==> flow/design.v <==
`timescale 1ns / 10ps
`timescale 1ns / 1ps
`timescale 1ns / 10ps
module pipelined_4stage(clk, rst, imem_addr, imem_data, aluout);
input clk;										
input rst;
output [9:0] imem_addr;			 
input [32-1:0] imem_data;	 
output [32-1:0] aluout;
wire [32-1:0]inst_addr;
wire [32-1:0] inst_out;
wire [32-1:0] inst_in;
assign imem_addr = inst_addr[9:0];
assign inst_out = imem_data;
datapath_mux DP(
	.clk(clk),
	.rst(rst),
	.inst(inst_out),
	.WB_aluout(aluout)
);
PC1 pc(
	.clk(clk),
	.rst(rst),
	.currPC(inst_addr),
	.nextPC(inst_addr)
);
IF_ID_stage IIS(
	.clk(clk),
	.rst(rst), 
	.instout(inst_out), 
	.instin(inst_in)
);
endmodule
`timescale 1ns / 10ps
`timescale 1ns / 1ps
module datapath_mux (
	clk,
	rst,
	inst,
	WB_aluout
);
input		  clk;
input		  rst;
input  [32-1:0] inst;
output  [32-1:0] WB_aluout;
wire [32-1:0] inst_out;
wire [2:0]	aluop_in;
wire [2:0]	aluop_out;
wire alusrc_in;
wire alusrc_out;
wire regDST;
wire wen;
wire [32-1:0] rdata1_in;
wire [32-1:0] rdata2_in;
wire [32-1:0] rdata1_out;
wire [32-1:0] rdata2_out;
wire [32-1:0] wdata_out;
wire [5-1:0] waddr_out;
wire [32-1:0] aluout;
wire [5-1:0] WB_muxout;
wire [32-1:0]rdata2_imm=alusrc_out ? {16'b0,inst_out[15:0]} : rdata2_out; 
wire [5-1:0]waddr_regDST=regDST ? inst[15:11] : inst[20:16]; 
control CO (
    .inst_cntrl(inst[31:26]),
    .wen_cntrl(wen),
    .alusrc_cntrl(alusrc_in),
    .regdst_cntrl(regDST),
    .aluop_cntrl(aluop_in)
);
regfile RFO (
    .clk(clk),
    .rst(rst),
    .wen(wen),
    .raddr1(inst[25:21]),
    .raddr2(inst[20:16]),
    .waddr(WB_muxout),
    .wdata(WB_aluout),
    .rdata1(rdata1_in),
    .rdata2(rdata2_in)
);
ID_EXE_stage IXS(
    .clk(clk),  
    .rst(rst), 
    .aluop_in(aluop_in), 
    .alusrc_in(alusrc_in), 
    .rdata1_in(rdata1_in), 
    .rdata2_in(rdata2_in),
    .inst_in(inst),
    .wregdst_in(waddr_regDST),
    .aluop_out(aluop_out),
    .alusrc_out(alusrc_out), 
    .rdata1_out(rdata1_out), 
    .rdata2_out(rdata2_out), 
    .inst_out(inst_out),
    .wregdst_out(waddr_out)
);
alu ALU0 (
    .a(rdata1_out),
    .b(rdata2_imm),
    .op(aluop_out),
    .out(aluout)
);
EXE_WBstage EWS(
	.clk(clk),
	.rst(rst),
	.aluin(aluout),
	.aluout(WB_aluout),
	.muxin(waddr_out),
	.muxout(WB_muxout)	
);
endmodule  
`timescale 1ns / 10ps
module PC1(clk,rst,nextPC,currPC);
		 input clk,rst;		 
		 input [32 - 1:0]nextPC;		  
		 output reg [32 - 1:0]currPC;
always @(posedge clk)
  begin
    if(rst)
      begin
	currPC <= 0;
      end
    else
      begin
        currPC <= nextPC + 1;
      end
  end
endmodule	
`timescale 1ns / 10ps
module IF_ID_stage (
	clk,  rst, instout, instin
);
input clk, rst;
input [32 - 1:0]instout;
output reg [32 - 1:0]instin;
always @(posedge clk)
  begin
    if(rst)
      begin
	instin <= 0;
      end
    else
      begin
        instin <= instout;
      end
  end
endmodule
`timescale 1ns / 10ps
module ID_EXE_stage (
	clk,  rst, aluop_in, alusrc_in, rdata1_in, rdata2_in, inst_in, wregdst_in,
	aluop_out, alusrc_out, rdata1_out, rdata2_out, inst_out, wregdst_out
);
input clk, rst, alusrc_in;
input [2:0] aluop_in;
input [32-1:0] rdata1_in;
input [32-1:0] rdata2_in;
input [32-1:0] inst_in;
input [5-1:0] wregdst_in;
output reg alusrc_out;
output reg[2:0] aluop_out;
output reg [32-1:0] rdata1_out;
output reg [32-1:0] rdata2_out;
output reg [32-1:0] inst_out;
output reg [5-1:0] wregdst_out;
always @(posedge clk)
  begin
    if(rst)
      begin
	aluop_out <= 0; 
	alusrc_out <= 0; 
	rdata1_out <= 0; 
	rdata2_out <= 0; 
	inst_out <= 0;
	wregdst_out <= 0;
      end
    else
      begin
        aluop_out <= aluop_in; 
	alusrc_out <= alusrc_in; 
	rdata1_out <= rdata1_in; 
	rdata2_out <= rdata2_in; 
	inst_out <= inst_in;
	wregdst_out <= wregdst_in;
      end
  end
endmodule
`timescale 1ns / 10ps
module EXE_WBstage (
	clk,  rst, aluin, aluout,
	muxin, muxout             
);
input clk, rst;
input [32-1:0]aluin;
input [5-1:0]muxin;
output reg[5-1:0]muxout;
output reg [32-1:0]aluout;
always @(posedge clk)
  begin
    if(rst)
      begin
	aluout <= 0;
	muxout <= 0;
      end
    else
      begin
        aluout <= aluin;
	muxout <= muxin;
      end
  end
endmodule
`timescale 1ns / 10ps
module alu(
   a,    
   b,    
   op,    
   out    
   );
   input [32-1:0] a, b;
   input [2:0] op;
   output reg [32-1:0] out;
always @(a or b or op )
begin
   case(op)
       6'b000000: out = a+b;
       6'b000001: out = a - b;
       6'b000010: out = a & b;
       6'b000011:  out = a^b;
       6'b000100: out = a<=b;
       6'b000101: out = a*b;
       6'b000110: out = a+b;
default: out = 0;  
   endcase
end
endmodule
`timescale 1ns / 10ps
module control(
  input [5:0] inst_cntrl, 
  output reg wen_cntrl,
  output reg alusrc_cntrl,
  output reg regdst_cntrl,
  output reg [2:0] aluop_cntrl
  );
  always@(inst_cntrl)
  begin
    case(inst_cntrl)
			6'b000000: begin
					wen_cntrl=1;
					alusrc_cntrl=0;
					regdst_cntrl=1;
					aluop_cntrl=inst_cntrl[2:0];
			end
        6'b000001: begin
                wen_cntrl=1;
					 alusrc_cntrl=0;
					 regdst_cntrl=1;
                aluop_cntrl=inst_cntrl[2:0];
        end
        6'b000010: begin
                wen_cntrl=1;
					 alusrc_cntrl=0;
					 regdst_cntrl=1;
                aluop_cntrl=inst_cntrl[2:0];
        end
        6'b000011: begin
                wen_cntrl=1;
					 alusrc_cntrl=0;
					 regdst_cntrl=1;
                aluop_cntrl=inst_cntrl[2:0];
        end
        6'b000100: begin
                wen_cntrl=1;
					 alusrc_cntrl=0;
					 regdst_cntrl=1;
                aluop_cntrl=inst_cntrl[2:0];
        end
        6'b000101: begin
                wen_cntrl=1;
					 alusrc_cntrl=0;
					 regdst_cntrl=1;
                aluop_cntrl=inst_cntrl[2:0];
			end
		6'b000110: begin
                wen_cntrl=1;
					 alusrc_cntrl=1;
					 regdst_cntrl=0;
                aluop_cntrl=inst_cntrl[2:0];
        end
		default: begin
				wen_cntrl=1; 
				alusrc_cntrl=0;
				regdst_cntrl=1;
				aluop_cntrl=inst_cntrl[2:0];
		end	
    endcase
  end
endmodule
`timescale 1ns / 10ps
`timescale 1ns / 1ps
module regfile (
	clk,
	rst,
	wen,
	raddr1, 
	raddr2, 
	waddr, 
	wdata, 
	rdata1,
	rdata2
	);
	input clk;
	input rst;
	input wen;
	input [5-1:0] raddr1; 
	input [5-1:0] raddr2; 
	input [5-1:0] waddr; 
	input [32-1:0] wdata; 
	output [32-1:0] rdata1;
	output [32-1:0] rdata2;
	reg [32-1:0] regdata [0:32-1];
integer i;
	always@(posedge clk)
		begin
			if(rst)
				begin
					for (i=0; i<32; i=i+1)
					regdata[i] <=0;
					regdata[8] <=5; 
					regdata[3] <=2;
				end
			else
				regdata[waddr] <= (wen == 1) ? wdata : regdata[waddr]; 
		end
	assign rdata1 = ((wen) && (waddr == raddr1)) ? wdata : regdata[raddr1]; 
	assign rdata2 = ((wen) && (waddr == raddr2)) ? wdata : regdata[raddr2];
endmodule 
Ticket comment

== Tool chain data of pipelined_4stage ==
Tool output for the design above before and after an edit, in the order of the flow.
"original" refers to lines of the RTL above, "edited" to lines of the edited file.
"change": "edited" minus "original" as printed here.
Operators: Yosys type, input widths -> output width; for muxes data width and select width s.
Library cell names are shortened.
A cell with - has no value.

* Top module: pipelined_4stage
* Clock: clk
* Standard-cell library: sky130hd
* Timing corner: tt_025C_1v80

== The edit ==
Unified diff, file above to edited file.
This change comes from a script, not from a designer. The edited design behaves differently; no optimisation was intended.

<pre>
@@ -61,11 +61,19 @@
 wire [32-1:0]rdata2_imm=alusrc_out ? {16'b0,inst_out[15:0]} : rdata2_out; 
 wire [5-1:0]waddr_regDST=regDST ? inst[15:11] : inst[20:16]; 
+wire alusrc_in_a, alusrc_in_b;
+wire regDST_a, regDST_b;
+wire [2:0] aluop_in_a, aluop_in_b;
 control CO (
     .inst_cntrl(inst[31:26]),
     .wen_cntrl(wen),
-    .alusrc_cntrl(alusrc_in),
-    .regdst_cntrl(regDST),
-    .aluop_cntrl(aluop_in)
-);
+    .alusrc_cntrl(alusrc_in_a),
+    .regdst_cntrl(regDST_a),
+    .aluop_cntrl(aluop_in_a)
+);
+control CO_b (.inst_cntrl(~(inst[31:26])), .alusrc_cntrl(alusrc_in_b), .regdst_cntrl(regDST_b),
+    .aluop_cntrl(aluop_in_b));
+assign alusrc_in = alusrc_in_a ^ alusrc_in_b;
+assign regDST = regDST_a ^ regDST_b;
+assign aluop_in = aluop_in_a ^ aluop_in_b;
 regfile RFO (
     .clk(clk),
</pre>

== Word-level counts ==
Source: Yosys, flattened and elaborated, memories not mapped. Widths are those after wreduce; folded enables and synchronous resets count as part of the registers. Registers that Yosys merges into a memory's read port (data or address) are not register bits. Print and check cells do not count. Equal cells are merged and count once.
Memory sizes are those after Yosys's memory passes, which may raise the word count (mostly to a power of two), join words into wider ones and drop unused or constant bits.

{| class="wikitable"
|+ Operators by class
! item !! original !! edited !! change
|-
| add/sub/neg operators || 3 || 3 || 0
|-
| multiply operators || 1 || 1 || 0
|-
| divide/modulo/power cells || 0 || 0 || 0
|-
| $lt $le $gt $ge || 1 || 1 || 0
|-
| equal/unequal tests || 7 || 8 || +1
|-
| shifts and indexed selects || 0 || 0 || 0
|-
| multiplexer cells || 11 || 14 || +3
|-
| bitwise gates (word level) || 2 || 6 || +4
|-
| reduce/logical cells || 3 || 3 || 0
|}

{| class="wikitable"
|+ Operator list
! operator !! original !! edited !! change
|-
| $mux 1 || 4 || 7 || +3
|-
| $xor 1x1->1 || 0 || 2 || +2
|-
| $eq 6x3->1 const B || 1 || 2 || +1
|-
| $not 6->6 || 0 || 1 || +1
|-
| $xor 3x3->3 || 0 || 1 || +1
|-
| $eq 3x3->1 const B || 3 || 3 || 0
|-
| $mux 32 || 3 || 3 || 0
|-
| $mux 5 || 3 || 3 || 0
|-
| $eq 3x2->1 const B || 2 || 2 || 0
|-
| $add 32x1->32 const B || 1 || 1 || 0
|-
| $add 32x32->32 || 1 || 1 || 0
|-
| $and 32x32->32 || 1 || 1 || 0
|-
| $eq 3x1->1 const B || 1 || 1 || 0
|-
| $le 32x32->1 || 1 || 1 || 0
|-
| $logic_not 3->1 || 1 || 1 || 0
|-
| $mul 32x32->32 || 1 || 1 || 0
|-
| $pmux 32 s6 || 1 || 1 || 0
|-
| $reduce_or 2->1 || 1 || 1 || 0
|-
| $reduce_or 32->1 || 1 || 1 || 0
|-
| $sub 32x32->32 || 1 || 1 || 0
|-
| $xor 32x32->32 || 1 || 1 || 0
|}

{| class="wikitable"
|+ Word-level totals
! item !! original !! edited !! change
|-
| flip-flop bits (word level) || 94 || 94 || 0
|-
| latch bits || 0 || 0 || 0
|-
| bits in writable memories || 1024 || 1024 || 0
|-
| bits in read-only memories || 0 || 0 || 0
|-
| memories || 1 || 1 || 0
|-
| input port bits || 34 || 34 || 0
|-
| output and inout bits || 42 || 42 || 0
|-
| elaborated cells || 36 || 44 || +8
|}

== Longest topological paths ==
Yosys ltp: most cells in a row. Word level: on the elaborated netlist, between registers, memories and ports. Mapped: between sequential cells and ports; inverters and the memories' decode and read muxes count.

{| class="wikitable"
|+ Depth
! item !! original !! edited !! change
|-
| word-level depth || 3 || 5 || +2
|-
| ABC_AREA || 0 || 0 || -
|-
| mapped depth || 33 || 13 || -20
|-
| depth with buffers taken out || 28 || 9 || -19
|}

== After synthesis ==
The flow's flattened synthesis, as Yosys stat reports it; memories are mapped. The netlist is that of the ABC_AREA named above (0 if unset); the other value can give another one.

{| class="wikitable"
|+ Synthesis totals
! item !! original !! edited !! change
|-
| mapped cells || 6032 || 4119 || -1913
|-
| synthesis area (mm2) || 0.0760917 || 0.0582321 || -0.0178596
|-
| sequential part of the area (mm2) || 0.0334721 || 0.0334321 || -0.0000400
|-
| mapped flip-flops || 1160 || 1158 || -2
|-
| buffer cells || 501 || 437 || -64
|}

{| class="wikitable"
|+ Cell types
! cell type !! original !! edited !! change
|-
| inv_1 || 448 || 26 || -422
|-
| fa_1 || 410 || 1 || -409
|-
| and2_1 || 277 || 8 || -269
|-
| nand2_1 || 304 || 136 || -168
|-
| ha_1 || 188 || 38 || -150
|-
| nor2_1 || 1210 || 1097 || -113
|-
| xnor2_1 || 92 || 14 || -78
|-
| clkbuf_1 || 337 || 265 || -72
|-
| nand2b_1 || 78 || 11 || -67
|-
| buf_1 || 151 || 91 || -60
|-
| mux4_2 || 641 || 593 || -48
|-
| buf_2 || 11 || 59 || +48
|-
| o22ai_1 || 14 || 47 || +33
|-
| a211oi_1 || 78 || 52 || -26
|-
| xor2_1 || 32 || 8 || -24
|-
| mux2i_1 || 95 || 116 || +21
|-
| o21bai_1 || 20 || 2 || -18
|-
| buf_4 || 0 || 17 || +17
|}

The list need not be complete.
By module: a second synthesis without flattening, with its own total; a netlist apart from the flattened one above.

{| class="wikitable"
|+ Unflattened totals
! item !! original !! edited !! change
|-
| cell total of the unflattened synthesis || 7445 || 7444 || -1
|-
| area total of the unflattened synthesis (mm2) || 0.0810715 || 0.0812479 || +0.0001764
|}

Each row is one instance without its submodules.

{| class="wikitable"
|+ Modules, original
! module !! instances !! cells !! area (mm2) !! seq. area (mm2)
|-
| regfile || 1 || 4519 || 0.0552955 || 0.0307495
|-
| alu || 1 || 2412 || 0.0200079 || 0
|-
| ID_EXE_stage || 1 || 221 || 0.0028402 || 0.002102
|-
| PC1 || 1 || 168 || 0.0014752 || 0.0006406
|-
| EXE_WBstage || 1 || 77 || 0.0010235 || 0.0007407
|-
| datapath_mux || 1 || 40 || 0.0003641 || 0
|-
| control || 1 || 8 || 0.0000651 || 0
|-
| pipelined_4stage || 1 || 0 || 0 || 0
|}

{| class="wikitable"
|+ Modules, edited
! module !! instances !! cells !! area (mm2) !! seq. area (mm2)
|-
| regfile || 1 || 4519 || 0.0552955 || 0.0307495
|-
| alu || 1 || 2392 || 0.020053 || 0
|-
| ID_EXE_stage || 1 || 221 || 0.0028402 || 0.002102
|-
| PC1 || 1 || 168 || 0.0014752 || 0.0006406
|-
| EXE_WBstage || 1 || 77 || 0.0010235 || 0.0007407
|-
| datapath_mux || 1 || 51 || 0.0004304 || 0
|-
| control || 2 || 8 || 0.0000651 || 0
|-
| pipelined_4stage || 1 || 0 || 0 || 0
|}

== Worst setup path after synthesis ==
Path of least setup slack by OpenSTA after synthesis, without wires, with an ideal clock, recovery checks aside; 20% of the period is set as input and as output delay. Where synthesis merged equal registers, the netlist keeps one of their names.

{| class="wikitable"
|+ Timing post-synthesis
! item !! original !! edited !! change
|-
| path type || reg-to-reg || input-to-reg || -
|-
| start || register DP.IXS.alusrc_out || input rst || -
|-
| end || register DP.EWS.aluout[27] || memory DP.RFO.regdata[24][0] || -
|-
| clock period (ns) || 8.0 || 8.0 || 0.0
|-
| input delay (ns) || - || 1.600 || -
|-
| library setup time (ns) || 0.132 || 0.389 || +0.257
|-
| launch time at the first pin (ns) || 0.000 || 1.600 || +1.600
|-
| data arrival time (ns) || 7.739 || 3.434 || -4.305
|-
| data required time (ns) || 7.868 || 7.611 || -0.257
|-
| setup slack (ns) || 0.128 || 4.177 || +4.049
|-
| delay of the path (ns) || 7.871 || 2.223 || -5.648
|-
| stages on the path || 32 || 6 || -26
|-
| path buffers || 5 || 3 || -2
|-
| synthesis period reached (ns) || 7.872 || 3.823 || -4.049
|}

"delay of the path" is the arrival time less input delay plus setup time.
"stages on the path": output pins that drive a net of the path, with the launching flip-flop's if there is one; two outputs of one cell count as two.
"synthesis period reached" is the clock period less the worst setup slack; recovery checks do not enter. This is arithmetic on one report: input and output delays are still those of the set period (20% each).
The rows between start and end are the longest chain of elaborated cells between them; the timing report does not say that the signal goes this way. Where chains are equally long, one stands for them.
A line is the first line of the expression or statement that the cell stems from. Yosys adds cells for indexed reads and writes and turns some case tables into memories.

On the way, post-synthesis, original:
* Path through: dfxtp_1 > buf_2 > buf_6 > buf_2 > mux2i_1 > inv_1 > clkbuf_1 > clkbuf_1 > and2_1 > fa_1 > inv_1 > fa_1 > fa_1 > fa_1 > inv_1 > fa_1 > inv_1 > fa_1 > inv_1 > fa_1 > fa_1 > ha_1 > a21o_1 > a21o_1 > a21o_1 > o21ai_0 > a21oi_1 > a41o_1 > a21o_1 > a211o_1 > a22oi_1 > a31oi_1
* Cells in the longest elaborated chain: 3

{| class="wikitable"
|+ Ends and longest elaborated chain, post-synthesis, original
! item !! RTL line !! RTL
|-
| start, declared || 159 || <nowiki>output reg alusrc_out;</nowiki>
|-
| start, assigned || 170 || <nowiki>alusrc_out <= 0;</nowiki>
|-
| start, assigned || 179 || <nowiki>alusrc_out <= alusrc_in;</nowiki>
|-
| $mux 32 || 61 || <nowiki>wire [32-1:0]rdata2_imm=alusrc_out ? {16'b0,inst_out[15:0]} : rdata2_out;</nowiki>
|-
| $mul 32x32->32 || 229 || <nowiki>6'b000101: out = a*b;</nowiki>
|-
| $pmux 32 s6 || 223 || <nowiki>case(op)</nowiki>
|-
| end, assigned || 201 || <nowiki>aluout <= 0;</nowiki>
|-
| end, assigned || 206 || <nowiki>aluout <= aluin;</nowiki>
|-
| end, declared || 196 || <nowiki>output reg [32-1:0]aluout;</nowiki>
|}

edited: The path ends at the enable pin of a flip-flop; only ways to that pin are counted.

On the way, post-synthesis, edited:
* Path through: clkbuf_1 > clkbuf_1 > nor3_1 > nand2_1 > clkbuf_1 > nand2_1
* Cells in the longest elaborated chain: 3

{| class="wikitable"
|+ Ends and longest elaborated chain, post-synthesis, edited
! item !! RTL line !! RTL
|-
| start, declared || 6 || <nowiki>input rst;</nowiki>
|-
| $mux 1 || 331 || <nowiki>if(rst)</nowiki>
|-
| $reduce_or 32->1 || - ||
|-
| $mux 5 || - ||
|-
| end, declared || 327 || <nowiki>reg [32-1:0] regdata [0:32-1];</nowiki>
|}

== Worst path after layout ==
Path of least setup slack in the final report of each run of set A (OpenROAD, finished layout, wires in). Where an end is a register, its clock arrival counts in the times.

{| class="wikitable"
|+ Timing post-layout
! item !! original !! edited !! change
|-
| path type || reg-to-reg || input-to-reg || -
|-
| start || register DP.IXS.alusrc_out || input rst || -
|-
| end || register DP.EWS.aluout[29] || memory DP.RFO.regdata[23][17] || -
|-
| clock period (ns) || 8.0 || 8.0 || 0.0
|-
| input delay (ns) || - || 1.60 || -
|-
| library setup time (ns) || 0.16 || 0.38 || +0.22
|-
| launch time at the first pin (ns) || 0.74 || 1.60 || +0.86
|-
| data arrival time (ns) || 8.30 || 5.31 || -2.99
|-
| data required time (ns) || 8.61 || 8.37 || -0.24
|-
| setup slack (ns) || 0.31 || 3.06 || +2.75
|-
| stages on the path || 27 || 5 || -22
|-
| path buffers || 4 || 1 || -3
|}

The rows between start and end are the longest chain of elaborated cells between them; the timing report does not say that the signal goes this way. Where chains are equally long, one stands for them.

On the way, post-layout, original:
* Path through: dfxtp_4 > buf_12 > buf_12 > buf_4 > nor2b_1 > buf_4 > nand2_1 > fa_1 > inv_1 > fa_1 > inv_1 > fa_1 > fa_1 > inv_1 > fa_1 > fa_1 > fa_1 > fa_1 > ha_1 > nand2_1 > nor2_1 > inv_1 > a211oi_1 > o32ai_1 > xnor2_1 > a222oi_1 > a31oi_1
* Cells in the longest elaborated chain: 3

{| class="wikitable"
|+ Ends and longest elaborated chain, post-layout, original
! item !! RTL line !! RTL
|-
| start, declared || 159 || <nowiki>output reg alusrc_out;</nowiki>
|-
| start, assigned || 170 || <nowiki>alusrc_out <= 0;</nowiki>
|-
| start, assigned || 179 || <nowiki>alusrc_out <= alusrc_in;</nowiki>
|-
| $mux 32 || 61 || <nowiki>wire [32-1:0]rdata2_imm=alusrc_out ? {16'b0,inst_out[15:0]} : rdata2_out;</nowiki>
|-
| $mul 32x32->32 || 229 || <nowiki>6'b000101: out = a*b;</nowiki>
|-
| $pmux 32 s6 || 223 || <nowiki>case(op)</nowiki>
|-
| end, assigned || 201 || <nowiki>aluout <= 0;</nowiki>
|-
| end, assigned || 206 || <nowiki>aluout <= aluin;</nowiki>
|-
| end, declared || 196 || <nowiki>output reg [32-1:0]aluout;</nowiki>
|}

edited: The path ends at the enable pin of a flip-flop; only ways to that pin are counted.

On the way, post-layout, edited:
* Path through: buf_4 > clkinv_2 > nand2_1 > nand2_2 > nand2_2
* Cells in the longest elaborated chain: 3

{| class="wikitable"
|+ Ends and longest elaborated chain, post-layout, edited
! item !! RTL line !! RTL
|-
| start, declared || 6 || <nowiki>input rst;</nowiki>
|-
| $mux 1 || 331 || <nowiki>if(rst)</nowiki>
|-
| $reduce_or 32->1 || - ||
|-
| $mux 5 || - ||
|-
| end, declared || 327 || <nowiki>reg [32-1:0] regdata [0:32-1];</nowiki>
|}

== Flow runs ==
Both versions went through the flow (Yosys, OpenROAD) with the same settings in each pair. Constraints: input delay and output delay 20% of the set period each, output load 0.01 pF.

Flow settings, set A:
* CORE_UTILIZATION: 40
* period_ns: 8.0
* CAP_MARGIN: 20
* CORE_MARGIN: 2
* SLEW_MARGIN: 20

{| class="wikitable"
|+ Final reports, set A
! item !! original !! edited !! change
|-
| netlist area reported by Yosys (mm2) || 0.0760917 || 0.0582321 || -0.0178596
|-
| area of the die (mm2) || 0.193732 || 0.148649 || -0.045083
|-
| area of the standard cells in the finished layout (mm2) || 0.0845161 || 0.0650862 || -0.0194299
|-
| post-route utilization (%) || 44.6 || 44.9 || +0.3
|-
| setup slack of the critical path (ns) || 0.313 || 3.057 || +2.744
|-
| post-route setup TNS (ns) || 0.000 || 0.000 || 0.000
|-
| worst-case hold slack (ns) || 0.447 || 0.451 || +0.004
|-
| total design power (W) || 0.017517 || 0.014833 || -0.002684
|-
| achieved period (ns) || 7.687 || 4.943 || -2.744
|}

Flow settings, set B:
* ABC_AREA: 0
* CELL_PAD_IN_SITES_DETAIL_PLACEMENT: 0
* CORE_ASPECT_RATIO: 0.79
* CORE_MARGIN: 8
* CORE_UTILIZATION: 33
* GPL_ROUTABILITY_DRIVEN: 1
* GPL_TIMING_DRIVEN: 1
* MAX_ROUTING_LAYER: met4
* PLACE_DENSITY: 0.46
* SLEW_MARGIN: 30
* TNS_END_PERCENT: 100
* period_ns: 10.6
* CAP_MARGIN: 20

{| class="wikitable"
|+ Final reports, set B
! item !! original !! edited !! change
|-
| netlist area reported by Yosys (mm2) || 0.0760917 || 0.0582321 || -0.0178596
|-
| area of the die (mm2) || 0.24631 || 0.190254 || -0.056056
|-
| area of the standard cells in the finished layout (mm2) || 0.0843709 || 0.0655579 || -0.0188130
|-
| post-route utilization (%) || 36.9 || 37.3 || +0.4
|-
| setup slack of the critical path (ns) || 1.451 || 5.101 || +3.650
|-
| post-route setup TNS (ns) || 0.000 || 0.000 || 0.000
|-
| worst-case hold slack (ns) || 0.456 || 0.446 || -0.010
|-
| total design power (W) || 0.013237 || 0.011104 || -0.002133
|-
| achieved period (ns) || 9.149 || 5.499 || -3.650
|}

"achieved period" is the run's clock period less its worst setup slack. It is reckoned from that one timing run; input and output delays stay at 20% of the period that was set.
"total design power" rests on the timing tool's default activity at the inputs, not on a simulated workload.
